==> flow/design.v <==
module ellipse_generator
#(
parameter  int  BITS_RES            = 12,             
parameter  int  BITS_RAD            = BITS_RES - 1,   
parameter  bit  USE_ALTERA_IP       = 0               
)
(
  input logic                        clk,               
  input logic                        reset,             
  input logic                        enable,            
  input logic                        run,               
  input logic         [1:0]          quadrant,          
  input logic                        ellipse_filled,    
  input logic  signed [BITS_RES-1:0] Xc,                
  input logic  signed [BITS_RES-1:0] Yc,                
  input logic  signed [BITS_RES-1:0] Xr,                
  input logic  signed [BITS_RES-1:0] Yr,                
  input logic                        ena_pause,         
  output logic                       busy,              
  output logic signed [BITS_RES:0]   X_coord,           
  output logic signed [BITS_RES:0]   Y_coord,           
  output logic                       pixel_data_rdy,    
  output logic                       ellipse_complete   
);
logic               draw_line ;
logic        [1:0]  quadrant_latch ;     
logic        [3:0]  sub_function ;     
logic               inv ;     
logic               draw_flat ;     
logic               filled ;     
logic signed   [BITS_RES-1:0]   x ;     
logic signed   [BITS_RES-1:0]   y ;     
logic signed   [BITS_RES-1:0]   xcr ;     
logic signed   [BITS_RES-1:0]   ycr ;     
logic signed   [BITS_RES-1:0]   xrr ;     
logic signed   [BITS_RES-1:0]   yrr ;     
logic signed   [BITS_RAD*3+1:0] p ;     
logic signed   [BITS_RAD*3+1:0] px ;     
logic signed   [BITS_RAD*3+1:0] py ;     
logic unsigned [BITS_RAD*2-1:0] rx2 ;     
logic unsigned [BITS_RAD*2-1:0] ry2 ;     
logic unsigned [BITS_RAD*1-1:0] alu_mult_a ;  
logic unsigned [BITS_RAD*2-1:0] alu_mult_b ;  
logic unsigned [BITS_RAD*3-1:0] alu_mult_y     ;  
logic               pixel_data_rdy_int ;     
logic               busy_int ;     
logic               ena_process ;     
logic               freeze ;     
     always_ff @(posedge clk) if (ena_process) alu_mult_y <= alu_mult_a * alu_mult_b ;
always_comb begin
   pixel_data_rdy = pixel_data_rdy_int && !ena_pause ;  
   busy           = busy_int || run ;                   
   ena_process    = enable && !(ena_pause && pixel_data_rdy_int);
end
always_ff @( posedge clk or posedge reset ) begin
   if ( reset ) begin
      draw_line          <= 1'b0  ;
      pixel_data_rdy_int <= 1'b0  ;
      busy_int           <= 1'b0  ;
      ellipse_complete   <= 1'b0  ;
      quadrant_latch     <= 2'b0  ;
      sub_function       <= 4'd0  ;  
      x                  <= 0 ;
      y                  <= 0 ;
      xcr                <= 0 ;
      ycr                <= 0 ;
      xrr                <= 0 ;
      yrr                <= 0 ;
      p                  <= 0 ;
      rx2                <= 0 ;
      ry2                <= 0 ;
      px                 <= 0 ;
      py                 <= 0 ;
      inv                <= 1'b0 ;       
      draw_flat          <= 1'b0 ;
      filled             <= 1'b0 ;
      freeze             <= 1'b0 ;
      X_coord            <= (BITS_RES)'(0);
      Y_coord            <= (BITS_RES)'(0);
      alu_mult_a         <= (BITS_RAD*1)'(0);
      alu_mult_b         <= (BITS_RAD*2)'(0);
   end
   else if ( ena_process  ) begin 
if (!freeze) begin
  if (inv==0) begin
    case ( quadrant_latch )
      4'd0 : begin
             X_coord    <=  xcr + x;
             Y_coord    <=  ycr + y;
             end
      4'd1 : begin
             X_coord    <=  xcr - x;
             Y_coord    <=  ycr + y;
             end
      4'd2 : begin
             X_coord    <=  xcr + x;
             Y_coord    <=  ycr - y;
             end
      4'd3 : begin
             X_coord    <=  xcr - x;
             Y_coord    <=  ycr - y;
             end
      endcase
  end else begin
  case ( quadrant_latch )
      4'd0 : begin
             Y_coord    <=  xcr + x;
             X_coord    <=  ycr + y;
             end
      4'd1 : begin
             Y_coord    <=  xcr + x;
             X_coord    <=  ycr - y;
             end
      4'd2 : begin
             Y_coord    <=  xcr - x;
             X_coord    <=  ycr + y;
             end
      4'd3 : begin
             Y_coord    <=  xcr - x;
             X_coord    <=  ycr - y;
             end
      endcase
  end
end else begin   
  if (((X_coord==xcr)&& !inv) || ((X_coord==ycr)&& inv) )  freeze     <= 1'b0;            
  if (((X_coord>xcr)&& !inv)  || ((X_coord>ycr)&& inv)  )  X_coord    <= X_coord - 1'b1;  
  if (((X_coord<xcr)&& !inv)  || ((X_coord<ycr)&& inv)  )  X_coord    <= X_coord + 1'b1;  
end
casez ( sub_function )
    4'd0 : begin  
      if ( run ) begin   
         quadrant_latch <= quadrant ;  
         if ( ( Xr == 0 ) && ( Yr == 0 ) ) begin  
            x                  <= 0    ;  
            y                  <= 0    ;  
            pixel_data_rdy_int <= 1'b0  ;  
            ellipse_complete   <= 1'b0  ;  
            sub_function       <= 4'd9  ;  
            draw_line          <= 1'b1  ;  
            busy_int           <= 1'b1  ;  
            xcr       <= Xc ;  
            ycr       <= Yc ;
            xrr       <= 0 ;
            yrr       <= 0 ;
            inv       <= 1'b0 ;
            draw_flat <= 1'b0 ;
            freeze    <= 1'b0 ;
         end
         else begin  
            sub_function       <= sub_function + 1'd1  ;  
            draw_line          <= 1'b1  ;  
            busy_int           <= 1'b1  ;  
            pixel_data_rdy_int <= 1'b0  ;  
            ellipse_complete   <= 1'b0  ;  
            xcr       <= Xc ;  
            ycr       <= Yc ;
            xrr       <= Xr ;
            yrr       <= Yr ;
            inv       <= 1'b0 ;
            draw_flat <= 1'b0 ;
            filled    <= ellipse_filled ;
            freeze    <= 1'b0 ;
         end  
      end  
    end  
    4'd1 : begin  
     alu_mult_a[BITS_RAD*1-1:0]          <= xrr[BITS_RAD-1:0] ;
     alu_mult_b[BITS_RAD*1-1:0]          <= xrr[BITS_RAD-1:0] ;
     alu_mult_b[BITS_RAD*2-1:BITS_RAD*1] <= 0     ;
     x                                   <= 0     ;
     y                                   <= yrr   ;
     draw_flat                           <= 1'b0  ;
     p                                   <= 0     ;
     sub_function                        <= sub_function + 1'd1  ;  
    end
    4'd2 : begin  
     alu_mult_a[BITS_RAD*1-1:0]          <= yrr[BITS_RAD-1:0] ;
     alu_mult_b[BITS_RAD*1-1:0]          <= yrr[BITS_RAD-1:0] ;
     alu_mult_b[BITS_RAD*2-1:BITS_RAD*1] <= 0     ;
     sub_function                        <= sub_function + 1'd1  ;  
    end
    4'd3 : begin  
     rx2[BITS_RAD*2-1:0]                <= alu_mult_y[BITS_RAD*2-1:0] ;  
     alu_mult_a[BITS_RAD*1-1:0]          <= yrr[BITS_RAD-1:0] ;
     alu_mult_b[BITS_RAD*2-1:0]          <= alu_mult_y[BITS_RAD*2-1:0] ;
     ry2                                 <= (BITS_RAD*2)'((alu_mult_y[BITS_RAD*2-1:0] + 2) >> 2) ;  
     px                                  <= 0     ;                                  
     sub_function                        <= sub_function + 1'd1  ;                   
    end
    4'd4 : begin  
     px                                 <= px + ry2 ;  
     ry2[BITS_RAD*2-1:0]                <= alu_mult_y[BITS_RAD*2-1:0] ;  
     sub_function                       <= sub_function + 1'd1  ;  
    end
    4'd5 : begin  
     px                                 <= px + ry2 - alu_mult_y[BITS_RAD*3-1:0] ;  
     py                                 <= (alu_mult_y[((BITS_RAD)*3-1):0]) << 1 ;  
     sub_function                       <= sub_function + 1'd1  ;  
    end
    4'd6 : begin  
     p                                  <= px  ;  
     px                                 <= 0;
              if (xrr<2) sub_function   <= sub_function + 2'd2  ;  
              else       sub_function   <= sub_function + 1'd1  ;  
    end
    4'd7 : begin  
  if (!freeze) begin
       if (px <= py) begin   
                     pixel_data_rdy_int <= 1'b1  ;  
		             x                  <= x + 1'd1 ;
		             px                 <= px + (ry2<<1);
                     if (inv && filled) freeze <= 1'b1;    
		             if (p <= 0) begin
	                             p  <= p + ry2 + (px + (ry2<<1)) ;
		                         end else begin
		                         if (!inv && filled)  freeze <= 1'b1;      
                                 y  <= y - 1'd1;
                                 py <= py - (rx2<<1);
                                 p  <= p + ry2 + (px + (ry2<<1)) - (py - (rx2<<1)) ;
                                 end
       end else begin  
          pixel_data_rdy_int <= 1'b0  ;                 
          sub_function       <= sub_function + 1'd1  ;  
       end
   end  
    end  
    4'd8 : begin  
if (!freeze) begin
if (((y<2) || draw_flat) && x <= xrr ) begin  
    draw_flat          <= 1'b1 ;       
    y                  <= 0        ;   
              if (draw_flat) begin               
              pixel_data_rdy_int <= 1'b1  ;      
              x                  <= x + 1'd1 ;   
              end
    end else begin
          if (inv) begin
                   pixel_data_rdy_int <= 1'b0  ;  
                   sub_function       <= 4'd0  ;  
                   inv                <= 1'b0  ;  
                   draw_line          <= 1'b0  ;  
                   ellipse_complete   <= 1'b1  ;
                   busy_int           <= 1'b0  ;  
          end else begin
                   pixel_data_rdy_int <= 1'b0  ;  
                   sub_function       <= 4'd1  ;  
                   inv                <= 1'b1  ;  
                   xcr                <= ycr   ;  
                   ycr                <= xcr   ;
                   xrr                <= yrr   ;  
                   yrr                <= xrr   ;
          end
     end  
    end  
    end  
    4'd9 : begin  
            pixel_data_rdy_int <= 1'b1                 ;  
            sub_function       <= sub_function + 1'd1  ;  
    end
    default : begin                 
    sub_function       <= 4'd0  ;   
    draw_line          <= 1'b0  ;   
    pixel_data_rdy_int <= 1'b0  ;  
    sub_function       <= 4'd0  ;  
    ellipse_complete   <= 1'b1  ;
    busy_int           <= 1'b0  ;  
    end
  endcase  
      if (!draw_line && !run ) begin
         pixel_data_rdy_int <= 1'b0 ;  
         ellipse_complete   <= 1'b0 ;  
         busy_int           <= 1'b0 ;  
      end
   end  
end
endmodule
Ticket comment

### From RTL to reports: ellipse_generator

Module ellipse_generator before and after one edit of its RTL, step after step.
"original" refers to lines of the RTL above, "edited" to lines of the edited file.
"difference": "edited" minus "original" as printed here. "relative change": 100 x difference / "original".
Operators: Yosys type, input widths -> output width; for muxes data width and select width s.
A cell with - has no value.

| set-up | value |
|---|---|
| top | ellipse_generator |
| clock port | clk |
| library | sky130hd |
| timing corner | tt_025C_1v80 |

### Edit of the RTL

The edit as a unified diff against the file above.
A script made this edit. It changes what the design does and was not meant as an optimisation.

```diff
@@ -206,5 +206,5 @@
     4'd7 : begin  
   if (!freeze) begin
-       if (px <= py) begin   
+       if (px > py) begin   
                      pixel_data_rdy_int <= 1'b1  ;  
 		             x                  <= x + 1'd1 ;
```

### Word-level counts

Yosys after proc, flatten, opt, wreduce and memory -nomap, before mapping. Memory bits, and registers merged into a memory's read port (data or address), are not among the register bits. Print and check cells are not counted.

Storage and ports:

| element | original | edited | difference | relative change (%) |
|---|---|---|---|---|
| cells after elaboration | 266 | 266 | 0 | 0.00 |
| bits in registers | 327 | 327 | 0 | 0.00 |
| input port bits | 56 | 56 | 0 | 0.00 |

Operators by class:

| element | original | edited | difference | relative change (%) |
|---|---|---|---|---|
| $mul | 1 | 1 | 0 | 0.00 |
| $lt $le $gt $ge | 9 | 9 | 0 | 0.00 |
| multiplexer cells | 104 | 104 | 0 | 0.00 |
| eq/ne operators | 35 | 35 | 0 | 0.00 |
| add/subtract/negate cells | 18 | 18 | 0 | 0.00 |
| bitwise logic cells | 3 | 3 | 0 | 0.00 |
| reductions and logical operators | 69 | 69 | 0 | 0.00 |

Operators with widths:

| kind | original | edited | difference | relative change (%) |
|---|---|---|---|---|
| $le 35x35->1 | 1 | 0 | -1 | -100.00 |
| $gt 35x35->1 | 0 | 1 | +1 | - |

Unchanged operator kinds not shown: 70.

### Logic depth

Yosys ltp: most cells in a row. Word level: on the elaborated netlist, between registers, memories and ports. Mapped: between sequential cells and ports; inverters and the memories' decode and read muxes count.

Depth:

| element | original | edited | difference | relative change (%) |
|---|---|---|---|---|
| depth after elaboration | 11 | 11 | 0 | 0.00 |
| ABC_AREA | 0 | 0 | - | - |
| depth in mapped cells | 33 | 32 | -1 | -3.03 |

### Netlist

Source: synth_stat.txt of the flow (Yosys; design flattened, memories mapped). It holds for the ABC_AREA given above (unset counts as 0); a run with the other value may have another netlist.

Synthesis totals:

| element | original | edited | difference | relative change (%) |
|---|---|---|---|---|
| area of sequential cells (µm²) | 8323.0 | 8323.0 | 0.0 | 0.00 |
| synthesis area (µm²) | 36904.1 | 37359.6 | +455.5 | +1.23 |
| flip-flop cells | 326 | 326 | 0 | 0.00 |
| mapped cells | 4462 | 4472 | +10 | +0.22 |

Cell types:

| cell type | original | edited | difference | relative change (%) |
|---|---|---|---|---|
| sky130_fd_sc_hd__nand2_1 | 603 | 513 | -90 | -14.93 |
| sky130_fd_sc_hd__mux2i_1 | 13 | 64 | +51 | +392.31 |
| sky130_fd_sc_hd__o21ai_1 | 13 | 64 | +51 | +392.31 |
| sky130_fd_sc_hd__o21ai_0 | 331 | 281 | -50 | -15.11 |
| sky130_fd_sc_hd__a31oi_1 | 85 | 46 | -39 | -45.88 |
| sky130_fd_sc_hd__nor2_1 | 314 | 283 | -31 | -9.87 |
| sky130_fd_sc_hd__a221oi_1 | 31 | 57 | +26 | +83.87 |
| sky130_fd_sc_hd__a22oi_1 | 38 | 16 | -22 | -57.89 |
| sky130_fd_sc_hd__nor3_1 | 49 | 68 | +19 | +38.78 |
| sky130_fd_sc_hd__or3_1 | 9 | 26 | +17 | +188.89 |
| sky130_fd_sc_hd__a21oi_1 | 303 | 319 | +16 | +5.28 |
| sky130_fd_sc_hd__o211ai_1 | 17 | 33 | +16 | +94.12 |
| sky130_fd_sc_hd__xor2_1 | 86 | 74 | -12 | -13.95 |
| sky130_fd_sc_hd__nor4_1 | 27 | 39 | +12 | +44.44 |
| sky130_fd_sc_hd__or2_2 | 8 | 17 | +9 | +112.50 |
| sky130_fd_sc_hd__o2111ai_1 | 1 | 10 | +9 | +900.00 |
| sky130_fd_sc_hd__inv_1 | 413 | 421 | +8 | +1.94 |
| sky130_fd_sc_hd__nor2b_1 | 40 | 32 | -8 | -20.00 |

Unchanged cell types not shown: 15.
The list need not be complete.

### Worst setup path after synthesis

Path of least setup slack by OpenSTA after synthesis, without wires, with an ideal clock, recovery checks aside; 20% of the period is set as input and as output delay. Where synthesis merged equal registers, the netlist keeps one of their names.

Timing post-synthesis:

| element | original | edited | difference | relative change (%) |
|---|---|---|---|---|
| path type | reg-to-reg | reg-to-reg | - | - |
| start point | reg px[1] | reg px[5] | - | - |
| end point | reg p[34] | reg p[32] | - | - |
| path slack (ns) | 0.900 | 0.646 | -0.254 | - |
| stages on the path | 34 | 30 | -4 | -11.76 |
| data arrival time (ns) | 6.505 | 6.725 | +0.220 | +3.38 |
| launch time at the first pin (ns) | 0.000 | 0.000 | 0.000 | - |
| buffers on the path | 0 | 0 | 0 | - |
| delay of the path (ns) | 6.600 | 6.854 | +0.254 | +3.85 |
| clock period (ns) | 7.5 | 7.5 | 0.0 | 0.00 |
| period reached after synthesis (ns) | 6.6 | 6.854 | +0.254 | +3.85 |

"delay of the path" = arrival - input delay + setup time.
"stages on the path" counts driving pins, that of a launching flip-flop among them; a cell with two outputs on the path counts twice.
"period reached after synthesis" is the clock period less the worst setup slack; recovery checks do not enter. This is arithmetic on one report: input and output delays are still those of the set period (20% each).
The rows between start and end are the longest chain of elaborated cells between them; the timing report does not say that the signal goes this way. Where chains are equally long, one stands for them.
Each line given opens the expression or statement behind the cell; cells for indexed reads and writes are added by Yosys, which also makes memories of some case tables.
At most two assigning lines are given for a register; there are more.

| on the way, post-synthesis, original | value |
|---|---|
| cell sequence | sky130_fd_sc_hd__dfrtp_1 > sky130_fd_sc_hd__ha_1 > sky130_fd_sc_hd__inv_1 > sky130_fd_sc_hd__fa_1 > sky130_fd_sc_hd__nand2b_1 > sky130_fd_sc_hd__a21oi_1 > sky130_fd_sc_hd__nor2b_1 > sky130_fd_sc_hd__a21oi_1 > sky130_fd_sc_hd__a21o_1 > sky130_fd_sc_hd__a21oi_1 > sky130_fd_sc_hd__xnor2_1 > sky130_fd_sc_hd__fa_1 > sky130_fd_sc_hd__ha_1 > sky130_fd_sc_hd__and3_1 > sky130_fd_sc_hd__o311a_1 > sky130_fd_sc_hd__a211o_1 > sky130_fd_sc_hd__a21oi_1 > sky130_fd_sc_hd__o21bai_1 > sky130_fd_sc_hd__a21oi_1 > sky130_fd_sc_hd__o21ai_0 > sky130_fd_sc_hd__xor2_1 > sky130_fd_sc_hd__ha_1 > sky130_fd_sc_hd__a21o_1 > sky130_fd_sc_hd__a21o_1 > sky130_fd_sc_hd__a2111oi_0 > sky130_fd_sc_hd__o21ai_0 > sky130_fd_sc_hd__a221oi_1 > sky130_fd_sc_hd__o21a_1 > sky130_fd_sc_hd__o21ai_0 > sky130_fd_sc_hd__a21oi_1 > sky130_fd_sc_hd__xnor3_1 > sky130_fd_sc_hd__nand2_1 > sky130_fd_sc_hd__xnor2_1 > sky130_fd_sc_hd__o31ai_1 |
| length of the longest elaborated chain | 7 |
| elaborated cells between the ends (all ways) | 10 |
| classes of those cells | 3 x add/sub; 1 x compare; 1 x eq/ne; 4 x mux; 1 x reduce/logical |

RTL lines, path post-synthesis, original:

| element | RTL line | RTL |
|---|---|---|
| from (decl) | 38 | `logic signed   [BITS_RAD*3+1:0] px ;` |
| from (assign) | 191 | `px                                 <= px + ry2 ;` |
| from (assign) | 196 | `px                                 <= px + ry2 - alu_mult_y[BITS_RAD*3-1:0] ;` |
| $add 35x23->35 | 219 | `p  <= p + ry2 + (px + (ry2<<1)) - (py - (rx2<<1)) ;` |
| $add 35x35->35 | 219 |  |
| $sub 35x35->35 | 219 |  |
| $mux 35 | 213 | `if (p <= 0) begin` |
| $mux 35 | 208 | `if (px <= py) begin` |
| $mux 35 | 207 | `if (!freeze) begin` |
| $pmux 35 s3 | 129 | `casez ( sub_function )` |
| to (assign) | 201 | `p                                  <= px  ;` |
| to (assign) | 214 | `p <= p + ry2 + (px + (ry2<<1)) ;` |
| to (decl) | 37 | `logic signed   [BITS_RAD*3+1:0] p ;` |

| on the way, post-synthesis, edited | value |
|---|---|
| cell sequence | sky130_fd_sc_hd__dfrtp_1 > sky130_fd_sc_hd__ha_1 > sky130_fd_sc_hd__or4_1 > sky130_fd_sc_hd__o21a_1 > sky130_fd_sc_hd__o21a_1 > sky130_fd_sc_hd__a311oi_1 > sky130_fd_sc_hd__o21bai_1 > sky130_fd_sc_hd__a311o_1 > sky130_fd_sc_hd__a21oi_1 > sky130_fd_sc_hd__xnor2_1 > sky130_fd_sc_hd__fa_1 > sky130_fd_sc_hd__ha_1 > sky130_fd_sc_hd__a21o_1 > sky130_fd_sc_hd__a21o_1 > sky130_fd_sc_hd__a21o_1 > sky130_fd_sc_hd__or3_1 > sky130_fd_sc_hd__o31ai_1 > sky130_fd_sc_hd__o21ai_1 > sky130_fd_sc_hd__a31oi_1 > sky130_fd_sc_hd__xnor2_1 > sky130_fd_sc_hd__ha_1 > sky130_fd_sc_hd__a21o_1 > sky130_fd_sc_hd__a21oi_1 > sky130_fd_sc_hd__o21ai_0 > sky130_fd_sc_hd__a21o_1 > sky130_fd_sc_hd__a221oi_1 > sky130_fd_sc_hd__o21bai_1 > sky130_fd_sc_hd__xor2_1 > sky130_fd_sc_hd__a221oi_1 > sky130_fd_sc_hd__a21oi_1 |
| length of the longest elaborated chain | 7 |
| elaborated cells between the ends (all ways) | 10 |
| classes of those cells | 3 x add/sub; 1 x compare; 1 x eq/ne; 4 x mux; 1 x reduce/logical |

RTL lines, path post-synthesis, edited:

| element | RTL line | RTL |
|---|---|---|
| from (decl) | 38 | `logic signed   [BITS_RAD*3+1:0] px ;` |
| from (assign) | 191 | `px                                 <= px + ry2 ;` |
| from (assign) | 196 | `px                                 <= px + ry2 - alu_mult_y[BITS_RAD*3-1:0] ;` |
| $add 35x23->35 | 219 | `p  <= p + ry2 + (px + (ry2<<1)) - (py - (rx2<<1)) ;` |
| $add 35x35->35 | 219 |  |
| $sub 35x35->35 | 219 |  |
| $mux 35 | 213 | `if (p <= 0) begin` |
| $mux 35 | 208 | `if (px > py) begin` |
| $mux 35 | 207 | `if (!freeze) begin` |
| $pmux 35 s3 | 129 | `casez ( sub_function )` |
| to (assign) | 201 | `p                                  <= px  ;` |
| to (assign) | 214 | `p <= p + ry2 + (px + (ry2<<1)) ;` |
| to (decl) | 37 | `logic signed   [BITS_RAD*3+1:0] p ;` |

### Path in the finished layout

From the final timing report of the runs of set A: the path of least setup slack in the routed layout; clock arrival at registers is part of the times.

Timing after layout:

| element | original | edited | difference | relative change (%) |
|---|---|---|---|---|
| path type | reg-to-reg | reg-to-reg | - | - |
| start point | reg px[1] | reg ry2[4] | - | - |
| end point | reg p[33] | reg p[34] | - | - |
| buffers on the path | 1 | 2 | +1 | +100.00 |
| clock period (ns) | 7.29 | 7.29 | 0.00 | 0.00 |
| stages on the path | 31 | 30 | -1 | -3.23 |
| data arrival time (ns) | 7.56 | 7.45 | -0.11 | -1.46 |
| path slack (ns) | 0.23 | 0.32 | +0.09 | - |
| launch time at the first pin (ns) | 0.59 | 0.60 | +0.01 | +1.69 |

The rows between start and end are the longest chain of elaborated cells between them; the timing report does not say that the signal goes this way. Where chains are equally long, one stands for them.
At most two assigning lines are given for a register; there are more.

| on the way, after layout, original | value |
|---|---|
| cell sequence | sky130_fd_sc_hd__dfrtp_1 > sky130_fd_sc_hd__ha_2 > sky130_fd_sc_hd__inv_2 > sky130_fd_sc_hd__fa_2 > sky130_fd_sc_hd__nand2b_4 > sky130_fd_sc_hd__a21oi_2 > sky130_fd_sc_hd__o211ai_1 > sky130_fd_sc_hd__a31oi_2 > sky130_fd_sc_hd__or4_4 > sky130_fd_sc_hd__a31o_4 > sky130_fd_sc_hd__a31oi_2 > sky130_fd_sc_hd__xnor2_1 > sky130_fd_sc_hd__fa_1 > sky130_fd_sc_hd__ha_1 > sky130_fd_sc_hd__a21oi_1 > sky130_fd_sc_hd__o21ai_0 > sky130_fd_sc_hd__o41a_1 > sky130_fd_sc_hd__and2_1 > sky130_fd_sc_hd__a31o_2 > sky130_fd_sc_hd__o21ai_1 > sky130_fd_sc_hd__nand2b_1 > sky130_fd_sc_hd__xor2_2 > sky130_fd_sc_hd__ha_4 > sky130_fd_sc_hd__nand3_1 > sky130_fd_sc_hd__buf_4 > sky130_fd_sc_hd__o41ai_4 > sky130_fd_sc_hd__nand4_1 > sky130_fd_sc_hd__and4b_1 > sky130_fd_sc_hd__o41ai_2 > sky130_fd_sc_hd__nand4_1 > sky130_fd_sc_hd__o21a_1 |
| length of the longest elaborated chain | 7 |
| elaborated cells between the ends (all ways) | 10 |
| classes of those cells | 3 x add/sub; 1 x compare; 1 x eq/ne; 4 x mux; 1 x reduce/logical |

RTL lines, path after layout, original:

| element | RTL line | RTL |
|---|---|---|
| from (decl) | 38 | `logic signed   [BITS_RAD*3+1:0] px ;` |
| from (assign) | 191 | `px                                 <= px + ry2 ;` |
| from (assign) | 196 | `px                                 <= px + ry2 - alu_mult_y[BITS_RAD*3-1:0] ;` |
| $add 35x23->35 | 219 | `p  <= p + ry2 + (px + (ry2<<1)) - (py - (rx2<<1)) ;` |
| $add 35x35->35 | 219 |  |
| $sub 35x35->35 | 219 |  |
| $mux 35 | 213 | `if (p <= 0) begin` |
| $mux 35 | 208 | `if (px <= py) begin` |
| $mux 35 | 207 | `if (!freeze) begin` |
| $pmux 35 s3 | 129 | `casez ( sub_function )` |
| to (assign) | 201 | `p                                  <= px  ;` |
| to (assign) | 214 | `p <= p + ry2 + (px + (ry2<<1)) ;` |
| to (decl) | 37 | `logic signed   [BITS_RAD*3+1:0] p ;` |

| on the way, after layout, edited | value |
|---|---|
| cell sequence | sky130_fd_sc_hd__dfrtp_1 > sky130_fd_sc_hd__ha_4 > sky130_fd_sc_hd__or4_1 > sky130_fd_sc_hd__o21a_1 > sky130_fd_sc_hd__o21a_1 > sky130_fd_sc_hd__a311oi_2 > sky130_fd_sc_hd__o21bai_1 > sky130_fd_sc_hd__a311o_1 > sky130_fd_sc_hd__a21oi_2 > sky130_fd_sc_hd__xnor2_2 > sky130_fd_sc_hd__fa_1 > sky130_fd_sc_hd__ha_1 > sky130_fd_sc_hd__a21o_1 > sky130_fd_sc_hd__a21o_1 > sky130_fd_sc_hd__a21o_1 > sky130_fd_sc_hd__or3_1 > sky130_fd_sc_hd__o31a_1 > sky130_fd_sc_hd__buf_4 > sky130_fd_sc_hd__a21oi_1 > sky130_fd_sc_hd__xnor2_1 > sky130_fd_sc_hd__ha_1 > sky130_fd_sc_hd__a21oi_1 > sky130_fd_sc_hd__o21ai_0 > sky130_fd_sc_hd__a21o_1 > sky130_fd_sc_hd__a221oi_2 > sky130_fd_sc_hd__buf_4 > sky130_fd_sc_hd__o21ai_0 > sky130_fd_sc_hd__mux2i_1 > sky130_fd_sc_hd__a221oi_1 > sky130_fd_sc_hd__o21ai_1 |
| length of the longest elaborated chain | 7 |
| elaborated cells between the ends (all ways) | 8 |
| classes of those cells | 4 x add/sub; 4 x mux |

RTL lines, path after layout, edited:

| element | RTL line | RTL |
|---|---|---|
| from (decl) | 41 | `logic unsigned [BITS_RAD*2-1:0] ry2 ;` |
| from (assign) | 186 | `ry2                                 <= (BITS_RAD*2)'((alu_mult_y[BITS_RAD*2-1:0] + 2) >> 2) ;` |
| from (assign) | 192 | `ry2[BITS_RAD*2-1:0]                <= alu_mult_y[BITS_RAD*2-1:0] ;` |
| $add 35x22->35 | 219 | `p  <= p + ry2 + (px + (ry2<<1)) - (py - (rx2<<1)) ;` |
| $add 35x35->35 | 219 |  |
| $sub 35x35->35 | 219 |  |
| $mux 35 | 213 | `if (p <= 0) begin` |
| $mux 35 | 208 | `if (px > py) begin` |
| $mux 35 | 207 | `if (!freeze) begin` |
| $pmux 35 s3 | 129 | `casez ( sub_function )` |
| to (assign) | 201 | `p                                  <= px  ;` |
| to (assign) | 214 | `p <= p + ry2 + (px + (ry2<<1)) ;` |
| to (decl) | 37 | `logic signed   [BITS_RAD*3+1:0] p ;` |

### Flow runs

Runs of the flow (Yosys, OpenROAD) on both versions; the two runs of a pair have the same settings. The constraints put input and output delay at 20% of the set period each and load the outputs with 0.01 pF.

| flow settings, set A | value |
|---|---|
| CORE_UTILIZATION | 40 |
| period_ns | 7.29 |
| CAP_MARGIN | 20 |
| CORE_MARGIN | 2 |
| SLEW_MARGIN | 20 |

Results, set A:

| element | original | edited | difference | relative change (%) |
|---|---|---|---|---|
| die area (µm²) | 94707.0 | 95858.4 | +1151.4 | +1.22 |
| utilization after routing (%) | 44.7 | 44.6 | -0.1 | - |
| netlist area reported by Yosys (µm²) | 36904.1 | 37359.6 | +455.5 | +1.23 |
| smallest setup slack (ns) | 0.226 | 0.323 | +0.097 | - |

| flow settings, set B | value |
|---|---|
| CELL_PAD_IN_SITES_DETAIL_PLACEMENT | 0 |
| CORE_MARGIN | 8 |
| CORE_UTILIZATION | 60 |
| CTS_CLUSTER_DIAMETER | 243 |
| CTS_CLUSTER_SIZE | 71 |
| MAX_ROUTING_LAYER | met4 |
| PLACE_DENSITY_LB_ADDON | 0.03 |
| SLEW_MARGIN | 5 |
| period_ns | 6.52 |
| CAP_MARGIN | 20 |

Results, set B:

| element | original | edited | difference | relative change (%) |
|---|---|---|---|---|
| die area (µm²) | 69698.6 | 70506.2 | +807.6 | +1.16 |
| utilization after routing (%) | 67.5 | 67.1 | -0.4 | - |
| netlist area reported by Yosys (µm²) | 36904.1 | 37359.6 | +455.5 | +1.23 |
| smallest setup slack (ns) | -0.171 | -0.227 | -0.056 | - |
